==> flow/design.v <==
`timescale 1ns / 1ps
module complex_multiplier#(parameter INPUT_DATA_WIDTH = 16)
    (
        input  wire                                    i_clk,
        input  wire                                    i_rst,
        input  wire signed [INPUT_DATA_WIDTH-1:0]      i_real_h,
        input  wire signed [INPUT_DATA_WIDTH-1:0]      i_imag_h,
        input  wire signed [INPUT_DATA_WIDTH-1:0]      i_real_y,
        input  wire signed [INPUT_DATA_WIDTH-1:0]      i_imag_y,
        output reg  signed [INPUT_DATA_WIDTH*2:0]      o_real,
        output reg  signed [INPUT_DATA_WIDTH*2:0]      o_imag
    );
    reg signed [INPUT_DATA_WIDTH*2-1:0] ac;
    reg signed [INPUT_DATA_WIDTH*2-1:0] ad;
    reg signed [INPUT_DATA_WIDTH*2-1:0] cb;
    reg signed [INPUT_DATA_WIDTH*2-1:0] bd;
    always@(posedge i_clk) begin
        if(i_rst)begin
            o_real <= 0;
            o_imag <= 0;
            ac     <= 0;
            ad     <= 0;
            cb     <= 0;
            bd     <= 0;
        end         
        else begin
            ac <= i_real_h * i_real_y;
            ad <= i_real_h * i_imag_y;
            cb <= i_real_y * i_imag_h;
            bd <= i_imag_h * i_imag_y;
            o_real <= ac - bd;
            o_imag <= ad + cb;
        end
    end
endmodule
Subject: tool reports on complex_multiplier

Hi,

==> Tool chain data of complex_multiplier <==
Each step is given for the RTL above and for the edited RTL.
"before" refers to lines of the RTL above, "after" to lines of the edited file.
"delta": "after" minus "before" as printed here. "change_rel_pct": 100 x difference / "before".
Library cell names are shortened.
{ "inputs": {"design": "complex_multiplier", "clock_port": "i_clk", "cell_library": "sky130hd", "lib_corner": "tt_025C_1v80"} }

==> Edit of the RTL <==
The edit as a unified diff against the file above.
The edit is scripted: it alters the design's behaviour and was not made to optimise anything.
begin of diff
@@ -16,13 +16,5 @@
     reg signed [INPUT_DATA_WIDTH*2-1:0] bd;
     always@(posedge i_clk) begin
-        if(i_rst)begin
-            o_real <= 0;
-            o_imag <= 0;
-            ac     <= 0;
-            ad     <= 0;
-            cb     <= 0;
-            bd     <= 0;
-        end         
-        else begin
+        begin
             ac <= i_real_h * i_real_y;
             ad <= i_real_h * i_imag_y;
end of diff

==> After elaboration <==
Source: Yosys, flattened and elaborated, memories not mapped. Widths are those after wreduce; folded enables and synchronous resets count as part of the registers. Registers that Yosys merges into a memory's read port (data or address) are not register bits. Print and check cells do not count. Equal cells are merged and count once.
{ "op_classes": {"columns": ["item", "before", "after", "delta", "change_rel_pct"], "rows": [
  ["add_sub_neg", 2, 2, 0, 0.00],
  ["mul", 4, 4, 0, 0.00]
]} }
{ "op_table": {"columns": ["operator", "before", "after", "delta", "change_rel_pct"], "rows": [
  ["16-bit by 16-bit multiplier with 32-bit output", 4, 4, 0, 0.00],
  ["32-bit by 32-bit adder with 33-bit output", 1, 1, 0, 0.00],
  ["32-bit by 32-bit subtractor with 33-bit output", 1, 1, 0, 0.00]
]} }
{ "bits": {"columns": ["item", "before", "after", "delta", "change_rel_pct"], "rows": [
  ["register_bits", 194, 194, 0, 0.00],
  ["inputBits", 66, 66, 0, 0.00],
  ["output_inout_bits", 66, 66, 0, 0.00],
  ["wordCells", 12, 12, 0, 0.00]
]} }

==> Logic depth <==
Longest topological path by Yosys (ltp), each cell counted once; first at word level (registers and memories cut), then after technology mapping (sequential cells cut; the memories' decode and read muxes count).
{ "logic_depth": {"columns": ["item", "before", "after", "delta", "change_rel_pct"], "rows": [
  ["word_depth", 1, 1, 0, 0.00],
  ["ABC_AREA", "0", "0", null, null],
  ["mapped_depth", 25, 24, -1, -4.00],
  ["ltp_nobuf", 24, 22, -2, -8.33]
]} }

==> After synthesis <==
Yosys stat after the flow's synthesis: flattened, memories mapped to cells. It holds for the ABC_AREA given above (unset counts as 0); a run with the other value may have another netlist.
{ "types": {"columns": ["cell", "before", "after", "delta", "change_rel_pct"], "rows": [
  ["nor2_1", 244, 143, -101, -41.39],
  ["xnor2_1", 104, 149, 45, 43.27],
  ["nor3_1", 50, 23, -27, -54.00],
  ["a21o_1", 64, 38, -26, -40.62],
  ["a21oi_1", 114, 136, 22, 19.30],
  ["nor2b_1", 40, 18, -22, -55.00],
  ["clkbuf_1", 214, 195, -19, -8.88],
  ["xor2_1", 56, 38, -18, -32.14],
  ["and3_1", 28, 10, -18, -64.29],
  ["and2_1", 514, 504, -10, -1.95],
  ["a31oi_1", 16, 9, -7, -43.75],
  ["inv_1", 1204, 1210, 6, 0.50],
  ["nand3_1", 23, 29, 6, 26.09],
  ["o21bai_1", 23, 17, -6, -26.09],
  ["o311ai_0", 5, 0, -5, -100.00],
  ["o21a_1", 35, 31, -4, -11.43],
  ["a211oi_1", 25, 21, -4, -16.00],
  ["mux2_2", 5, 1, -4, -80.00]
]} }
Not every row of either side is listed.
{ "synth_totals": {"columns": ["item", "before", "after", "delta", "change_rel_pct"], "rows": [
  ["stdcells", 5189, 5011, -178, -3.43],
  ["yosys_area_um2", 47160.2, 46318.2, -842.0, -1.79],
  ["seq_area_um2", 3883.7, 3883.7, 0.0, 0.00],
  ["ff_cells", 194, 194, 0, 0.00],
  ["n_buf", 218, 197, -21, -9.63]
]} }

==> Timing after synthesis <==
OpenSTA on the mapped netlist: ideal clock, no wires. The path of least setup slack (recovery checks aside). Input and output delay are each 20% of the period. Register names are those of the netlist, which keeps one name where synthesis merged equal registers.
{ "synth_path": {"columns": ["item", "before", "after", "delta", "change_rel_pct"], "rows": [
  ["path_type", "input -> register", "input -> register", null, null],
  ["from", "input i_real_h[15]", "input i_imag_h[15]", null, null],
  ["to", "register ad[30]", "register bd[31]", null, null],
  ["tclk_ns", 10.0, 10.0, 0.0, 0.00],
  ["setup_ns", 0.121, 0.121, 0.000, null],
  ["arrival_ns", 7.827, 7.479, -0.348, -4.45],
  ["slack_ns", 2.053, 2.400, 0.347, null],
  ["delay_ns", 5.948, 5.600, -0.348, -5.85],
  ["driving_pins", 21, 21, 0, 0.00],
  ["path_buffers", 1, 1, 0, 0.00],
  ["period_less_setup_slack_ns", 7.947, 7.6, -0.347, -4.37]
]} }
"delay_ns" = arrival - input delay + setup time.
"driving_pins" counts driving pins, that of a launching flip-flop among them; a cell with two outputs on the path counts twice.
"period_less_setup_slack_ns" is the clock period less the worst setup slack; recovery checks do not enter. This is arithmetic on one report: input and output delays are still those of the set period (20% each).
Between the ends stands the longest chain of elaborated cells between them, by number of cells; it is not shown to be the way that was timed. Of several equally long chains one is given.
A line is the first line of the expression or statement that the cell stems from. Yosys adds cells for indexed reads and writes and turns some case tables into memories.
{ "synth_between_before": {"path_cell_list": "clkbuf_1 nand2_1 inv_1 fa_1 fa_1 fa_1 fa_1 fa_1 inv_1 fa_1 inv_1 ha_1 a21o_1 a21o_1 a21o_1 a221o_1 a311o_1 a21oi_1 nor2_1 o41ai_1 mux2_2", "elab_chain_len": 1, "cells_between": 1, "cone_lines": 1, "cone_classes": "1 x mul"} }
{ "synth_rtl_before": {"columns": ["item", "line_no", "rtl"], "rows": [
  ["from (decl)", 6, "input  wire signed [INPUT_DATA_WIDTH-1:0]      i_real_h,"],
  ["16-bit by 16-bit multiplier with 32-bit output", 28, "ad <= i_real_h * i_imag_y;"],
  ["to (assign)", 22, "ad     <= 0;"],
  ["to (assign)", 28, null],
  ["to (decl)", 14, "reg signed [INPUT_DATA_WIDTH*2-1:0] ad;"]
]} }
{ "synth_between_after": {"path_cell_list": "clkbuf_1 nand2_1 inv_1 fa_1 fa_1 fa_1 fa_1 fa_1 inv_1 fa_1 inv_1 ha_1 nand2_1 o21ai_0 nor4_1 a21oi_1 a41oi_1 a21oi_1 o21a_1 nor2_1 xnor2_1", "elab_chain_len": 1, "cells_between": 1, "cone_lines": 1, "cone_classes": "1 x mul"} }
{ "synth_rtl_after": {"columns": ["item", "line_no", "rtl"], "rows": [
  ["from (decl)", 7, "input  wire signed [INPUT_DATA_WIDTH-1:0]      i_imag_h,"],
  ["16-bit by 16-bit multiplier with 32-bit output", 22, "bd <= i_imag_h * i_imag_y;"],
  ["to (assign)", 22, null],
  ["to (decl)", 16, "reg signed [INPUT_DATA_WIDTH*2-1:0] bd;"]
]} }

==> Timing after layout <==
Path of least setup slack in the final report of each run of set A (OpenROAD, finished layout, wires in). Where an end is a register, its clock arrival counts in the times.
{ "layout_path": {"columns": ["item", "before", "after", "delta", "change_rel_pct"], "rows": [
  ["path_type", "input -> register", "input -> register", null, null],
  ["from", "input i_imag_h[7]", "input i_real_h[14]", null, null],
  ["to", "register bd[28]", "register ad[30]", null, null],
  ["tclk_ns", 9.0, 9.0, 0.0, 0.00],
  ["setup_ns", 0.13, 0.15, 0.02, null],
  ["arrival_ns", 8.71, 8.46, -0.25, -2.87],
  ["slack_ns", 0.64, 0.92, 0.28, null],
  ["driving_pins", 24, 22, -2, -8.33],
  ["path_buffers", 2, 2, 0, 0.00]
]} }
Between the ends stands the longest chain of elaborated cells between them, by number of cells; it is not shown to be the way that was timed. Of several equally long chains one is given.
{ "layout_between_before": {"path_cell_list": "clkdlybuf4s50_1 buf_4 nand2_1 fa_1 inv_1 fa_1 inv_1 fa_1 inv_1 fa_1 fa_1 inv_1 fa_1 inv_1 ha_1 a21o_1 a21o_1 or3_1 or3_1 nand2_1 o211ai_1 a41oi_1 xor2_1 nor2_1", "elab_chain_len": 1, "cells_between": 1, "cone_lines": 1, "cone_classes": "1 x mul"} }
{ "layout_rtl_before": {"columns": ["item", "line_no", "rtl"], "rows": [
  ["from (decl)", 7, "input  wire signed [INPUT_DATA_WIDTH-1:0]      i_imag_h,"],
  ["16-bit by 16-bit multiplier with 32-bit output", 30, "bd <= i_imag_h * i_imag_y;"],
  ["to (assign)", 24, "bd     <= 0;"],
  ["to (assign)", 30, null],
  ["to (decl)", 16, "reg signed [INPUT_DATA_WIDTH*2-1:0] bd;"]
]} }
{ "layout_between_after": {"path_cell_list": "clkdlybuf4s50_1 buf_4 nand2_1 fa_1 fa_1 fa_1 inv_1 fa_1 fa_1 inv_1 fa_1 inv_1 ha_1 a211oi_1 o21ai_0 a31o_2 a21oi_1 o22ai_1 a41oi_1 nor3b_1 a21oi_1 o221ai_1", "elab_chain_len": 1, "cells_between": 1, "cone_lines": 1, "cone_classes": "1 x mul"} }
{ "layout_rtl_after": {"columns": ["item", "line_no", "rtl"], "rows": [
  ["from (decl)", 6, "input  wire signed [INPUT_DATA_WIDTH-1:0]      i_real_h,"],
  ["16-bit by 16-bit multiplier with 32-bit output", 20, "ad <= i_real_h * i_imag_y;"],
  ["to (assign)", 20, null],
  ["to (decl)", 14, "reg signed [INPUT_DATA_WIDTH*2-1:0] ad;"]
]} }

==> Flow runs <==
Both versions went through the flow (Yosys, OpenROAD) with the same settings in each pair. Constraints: input delay and output delay 20% of the set period each, output load 0.01 pF.
{ "settings_set_A": {"CORE_UTILIZATION": 40, "period_ns": 9.0, "CAP_MARGIN": 20, "CORE_MARGIN": 2, "SLEW_MARGIN": 20} }
{ "results_set_A": {"columns": ["item", "before", "after", "delta", "change_rel_pct"], "rows": [
  ["synth_chip_area_um2", 47160.2, 46318.2, -842.0, -1.79],
  ["die_footprint_um2", 120662.0, 118532.0, -2130.0, -1.77],
  ["final_cell_area_um2", 51744.6, 50587.3, -1157.3, -2.24],
  ["final_util_pct", 44.4, 44.1, -0.3, null],
  ["ws_setup_ns", 0.645, 0.924, 0.279, null],
  ["setupTns_ns", 0.000, 0.000, 0.000, null],
  ["holdWs_ns", 0.544, 0.535, -0.009, null],
  ["achieved_period_ns", 8.355, 8.076, -0.279, -3.34]
]} }
{ "settings_set_B": {"CAP_MARGIN": 15, "CELL_PAD_IN_SITES_GLOBAL_PLACEMENT": 1, "CORE_UTILIZATION": 45, "CTS_CLUSTER_DIAMETER": 291, "CTS_CLUSTER_SIZE": 58, "GPL_TIMING_DRIVEN": 0, "PLACE_DENSITY_LB_ADDON": 0.14, "SETUP_SLACK_MARGIN": 2.03, "SLEW_MARGIN": 40, "TNS_END_PERCENT": 45, "period_ns": 8.25, "CORE_MARGIN": 2} }
{ "results_set_B": {"columns": ["item", "before", "after", "delta", "change_rel_pct"], "rows": [
  ["synth_chip_area_um2", 47160.2, 46318.2, -842.0, -1.79],
  ["die_footprint_um2", 107407.0, 105511.0, -1896.0, -1.77],
  ["final_cell_area_um2", 57655.3, 57536.4, -118.9, -0.21],
  ["final_util_pct", 55.5, 56.5, 1.0, null],
  ["ws_setup_ns", 0.709, 1.175, 0.466, null],
  ["setupTns_ns", 0.000, 0.000, 0.000, null],
  ["holdWs_ns", 0.580, 0.453, -0.127, null],
  ["achieved_period_ns", 7.541, 7.075, -0.466, -6.18]
]} }
By "achieved_period_ns" is meant the clock period of the run minus its worst setup slack. This is arithmetic on one report: input and output delays are still those of the set period (20% each).

Regards
